==> flow/design.v <==
module dual_port_ram #(
  parameter DATA_WIDTH = 8,
  parameter ADDR_WIDTH = 6
)(
  input logic clk,
  input logic rst,
  input logic [DATA_WIDTH-1 : 0] data1,
  input logic [ADDR_WIDTH-1 : 0] addr1,
  input logic enable1,
  input logic [DATA_WIDTH-1 : 0] data2,
  input logic [ADDR_WIDTH-1 : 0] addr2,
  input logic enable2,
  output logic [DATA_WIDTH-1 : 0] q1,
  output logic [DATA_WIDTH-1 : 0] q2
);
  logic [DATA_WIDTH-1 : 0] ram[0 : 2**(ADDR_WIDTH)-1];
  always@(posedge clk) begin
    if(rst) begin
      q1 <= 0;
      q2 <= 0;
    end else begin
      if (enable1) begin
        ram[addr1] <= data1;
      end else begin
        q1 <= ram[addr1];
      end 
      if (enable2) begin
        ram[addr2] <= data2;
      end else begin
        q2 <= ram[addr2];
      end 
    end 
  end
endmodule
---- From RTL to reports: dual_port_ram ----
What the tools print for dual_port_ram, step after step.
Line numbers count from 1 in the design file above.
Library cell names are shortened.
A cell with -- has no value.
design
  top ..................................... dual_port_ram
  clock input ............................. clk
  library ................................. sky130hd
  library corner .......................... tt_025C_1v80

---- After elaboration ----
Source: Yosys, flattened and elaborated, memories not mapped. Widths are those after wreduce; folded enables and synchronous resets count as part of the registers. Registers that Yosys merges into a memory's read port (data or address) are not register bits. Print and check cells do not count. Equal cells are merged and count once.
Yosys's memory passes give these memory sizes; they may raise the number of words (mostly to a power of two), join words into wider ones and drop unused or constant bits.
operators by class
  muxes and demuxes ....................... 12
  reduce/logical cells .................... 2
operators with widths
  operator           number
  8-bit two-way mux  4
  6-bit two-way mux  4
  1-bit two-way mux  4
  1-bit zero test    2
storage and ports
  bits in registers ....................... 0
  memory bits (writable) .................. 512
  clocked read ports x word width ......... 16
  memory cells ............................ 1
  bits of input ports ..................... 32
  output and inout bits ................... 16
  word-level cells ........................ 15
memories
  memory  depth  width  rd ports  write ports  RTL line  text
  ram     64     8      2         2            16        logic [DATA_WIDTH-1 : 0] ram[0 : 2**(ADDR_WIDTH)-1];

---- Depth ----
Depth = most cells in a row (Yosys ltp): at word level without a register or memory, in the mapped netlist without a sequential cell, where the memories' decode and read muxes count.
depth
  depth in word-level cells ............... 2
  ABC_AREA ................................ 1
  depth in mapped cells ................... 16
  mapped depth without buffers ............ 13

---- Netlist ----
Source: synth_stat.txt of the flow (Yosys; design flattened, memories mapped). It holds for the ABC_AREA given above (unset counts as 0); a run with the other value may have another netlist.
mapped netlist
  cells in the netlist .................... 4991
  mapped area ............................. 0.0338149 sq mm
  sequential part of the area ............. 0.0156951 sq mm
  flip-flops .............................. 528
  buffer cells ............................ 372
cells by type
  cell      number  area in all (sq um)
  edfxtp_1  512     1.54E+04
  nand2_1   2966    1.11E+04
  o21ai_0   648     3243.11
  clkbuf_1  249     934.646
  inv_1     145     544.272
  nor2_1    121     454.186
  nand3_1   88      440.422
  dfxtp_1   16      320.307
  buf_1     67      251.491
  buf_2     40      200.192
  o21ai_1   26      130.125
  nand4_1   18      112.608
  nand2_2   15      93.84
  nor4_4    4       85.082
  a21oi_1   14      70.067
  nor3_4    4       65.062
  nand3b_1  8       60.058
  nor3_1    12      60.058
Other cell types: 9; their cells: 38.

---- Worst setup path after synthesis ----
Path of least setup slack by OpenSTA after synthesis, without wires, with an ideal clock, recovery checks aside; 20% of the period is set as input and as output delay. Where synthesis merged equal registers, the netlist keeps one of their names.
timing after synthesis
  kind .................................... input-to-reg
  start ................................... input addr1[2]
  end ..................................... memory ram[62][0]
  clock period ............................ 10.0 ns
  input delay ............................. 2.000 ns
  library setup time ...................... 0.384 ns
  time at the first pin ................... 2.000 ns
  data arrival time ....................... 3.708 ns
  required time ........................... 9.616 ns
  setup slack ............................. 5.908 ns
  path delay .............................. 2.092 ns
  driving pins on the path ................ 5
  path buffers ............................ 3
  synthesis period reached ................ 4.092 ns
"path delay" = arrival - input delay + setup time.
"driving pins on the path": output pins that drive a net of the path, with the launching flip-flop's if there is one; two outputs of one cell count as two.
"synthesis period reached" = period - worst setup slack (recovery checks aside). The figure is calculated, with input and output delays left at 20% of the set period.
The rows between start and end are the longest chain of elaborated cells between them; the timing report does not say that the signal goes this way. Where chains are equally long, one stands for them.
Each line given opens the expression or statement behind the cell; cells for indexed reads and writes are added by Yosys, which also makes memories of some case tables.
between the ends, after synthesis
  cells stage by stage .................... clkbuf_1 -> buf_1 -> buf_1 -> nand4_1 -> o21ai_0
  cells in the longest elaborated chain ... 2
  elaborated cells between the ends (all ways) .. 2
  source lines of those cells ............. 2
  those cells by class .................... mux: 2
ends and longest elaborated chain, after synthesis
  item               RTL line  text
  start, declared    8         input logic [ADDR_WIDTH-1 : 0] addr1,
  6-bit two-way mux  22        if (enable1) begin
  6-bit two-way mux  18        if(rst) begin
  end, declared      16        logic [DATA_WIDTH-1 : 0] ram[0 : 2**(ADDR_WIDTH)-1];

---- Path in the finished layout ----
Path of least setup slack in the final report of flow run 2 (OpenROAD, finished layout, wires in). Where an end is a register, its clock arrival counts in the times.
timing after layout
  kind .................................... input-to-reg
  start ................................... input addr1[1]
  end ..................................... memory ram[46][1]
  clock period ............................ 4.57 ns
  input delay ............................. 0.91 ns
  library setup time ...................... 0.37 ns
  time at the first pin ................... 0.91 ns
  data arrival time ....................... 4.91 ns
  required time ........................... 4.86 ns
  setup slack ............................. -0.05 ns
  driving pins on the path ................ 6
  path buffers ............................ 4
The rows between start and end are the longest chain of elaborated cells between them; the timing report does not say that the signal goes this way. Where chains are equally long, one stands for them.
between the ends, after layout
  cells stage by stage .................... clkdlybuf4s50_1 -> clkbuf_1 -> buf_1 -> nand4_1 -> buf_8 -> o21ai_1
  cells in the longest elaborated chain ... 2
  elaborated cells between the ends (all ways) .. 2
  source lines of those cells ............. 2
  those cells by class .................... mux: 2
ends and longest elaborated chain, after layout
  item               RTL line  text
  start, declared    8         input logic [ADDR_WIDTH-1 : 0] addr1,
  6-bit two-way mux  22        if (enable1) begin
  6-bit two-way mux  18        if(rst) begin
  end, declared      16        logic [DATA_WIDTH-1 : 0] ram[0 : 2**(ADDR_WIDTH)-1];

--- measured runs ---
Measured results for dual_port_ram: 5 stored runs of the Yosys and OpenROAD flow on sky130hd. The settings differ; the order carries no meaning. The constraints put input and output delay at 20% of the set period each and load the outputs with 0.01 pF.
"achieved period": clock period set for the run, less the worst setup slack. It is reckoned from that one timing run; input and output delays stay at 20% of the period that was set.
"time used up by the worst setup path" = time allowed to the worst setup path (clock period - input delay - output delay, where it has them) - its slack; a late launch clock adds to it, a late capture clock takes from it.
"power": no workload was simulated; the value follows from the tool's default switching activity.

---- flow run 1 ----
settings
  CELL_PAD_IN_SITES_DETAIL_PLACEMENT = 2
  CELL_PAD_IN_SITES_GLOBAL_PLACEMENT = 2
  CORE_ASPECT_RATIO = 1.36
  CORE_MARGIN = 6
  CORE_UTILIZATION = 61
  CTS_CLUSTER_SIZE = 50
  HOLD_SLACK_MARGIN = 0.19
  MIN_ROUTING_LAYER = met2
  period_ns = 10.0
  CAP_MARGIN = 20
  SLEW_MARGIN = 20
results
  did not finish, placement stopped with DPL-0033

---- flow run 2 ----
settings
  ABC_AREA = 1
  CAP_MARGIN = 30
  CELL_PAD_IN_SITES_GLOBAL_PLACEMENT = 1
  CORE_UTILIZATION = 30
  GPL_ROUTABILITY_DRIVEN = 1
  GPL_TIMING_DRIVEN = 0
  HOLD_SLACK_MARGIN = -0.04
  PLACE_DENSITY_LB_ADDON = 0.07
  period_ns = 4.57
  CORE_MARGIN = 2
  SLEW_MARGIN = 20
results
  smallest hold slack ..................... 0.569 ns
  power ................................... 0.013487 W
  time used up by the worst setup path .... 3.71 ns
  worst path kind ......................... input-to-reg
  standard-cell area after layout ......... 0.0399245 sq mm
  utilization after routing ............... 35.6%
  setup slack of the critical path ........ -0.055 ns
  post-route setup TNS .................... -0.769 ns
  achieved period ......................... 4.625 ns
  die size ................................ 0.115416 sq mm
  synthesized cell area ................... 0.0338149 sq mm

---- flow run 3 ----
settings
  CELL_PAD_IN_SITES_DETAIL_PLACEMENT = 1
  CELL_PAD_IN_SITES_GLOBAL_PLACEMENT = 3
  CORE_ASPECT_RATIO = 1.36
  CORE_MARGIN = 6
  CORE_UTILIZATION = 61
  CTS_CLUSTER_SIZE = 50
  GPL_ROUTABILITY_DRIVEN = 0
  MAX_ROUTING_LAYER = met4
  MIN_ROUTING_LAYER = met2
  PLACE_DENSITY_LB_ADDON = 0.15
  period_ns = 10.0
  CAP_MARGIN = 20
  SLEW_MARGIN = 20
results
  did not finish, placement stopped with FLW-0024

---- flow run 4 ----
settings
  ABC_AREA = 0
  CORE_UTILIZATION = 35
  MAX_ROUTING_LAYER = met4
  PLACE_DENSITY_LB_ADDON = 0.17
  SETUP_SLACK_MARGIN = 0.4
  period_ns = 3.42
  CAP_MARGIN = 20
  CORE_MARGIN = 2
  SLEW_MARGIN = 20
results
  utilization after routing ............... 42.1%
  die size ................................ 0.0934128 sq mm
  achieved period ......................... 2.889 ns
  smallest hold slack ..................... 0.604 ns
  synthesized cell area ................... 0.0318443 sq mm
  post-route setup TNS .................... 0.000 ns
  time used up by the worst setup path .... 2.20 ns
  worst path kind ......................... input-to-reg
  setup slack of the critical path ........ 0.531 ns
  power ................................... 0.016578 W
  standard-cell area after layout ......... 0.0379789 sq mm

---- flow run 5 ----
settings
  CELL_PAD_IN_SITES_DETAIL_PLACEMENT = 0
  CELL_PAD_IN_SITES_GLOBAL_PLACEMENT = 3
  CORE_ASPECT_RATIO = 1.36
  CORE_MARGIN = 6
  CORE_UTILIZATION = 61
  CTS_CLUSTER_SIZE = 50
  HOLD_SLACK_MARGIN = 0.19
  MAX_ROUTING_LAYER = met4
  MIN_ROUTING_LAYER = met2
  period_ns = 10.0
  CAP_MARGIN = 20
  SLEW_MARGIN = 20
results
  did not finish, placement stopped with GPL-0301
--- end ---
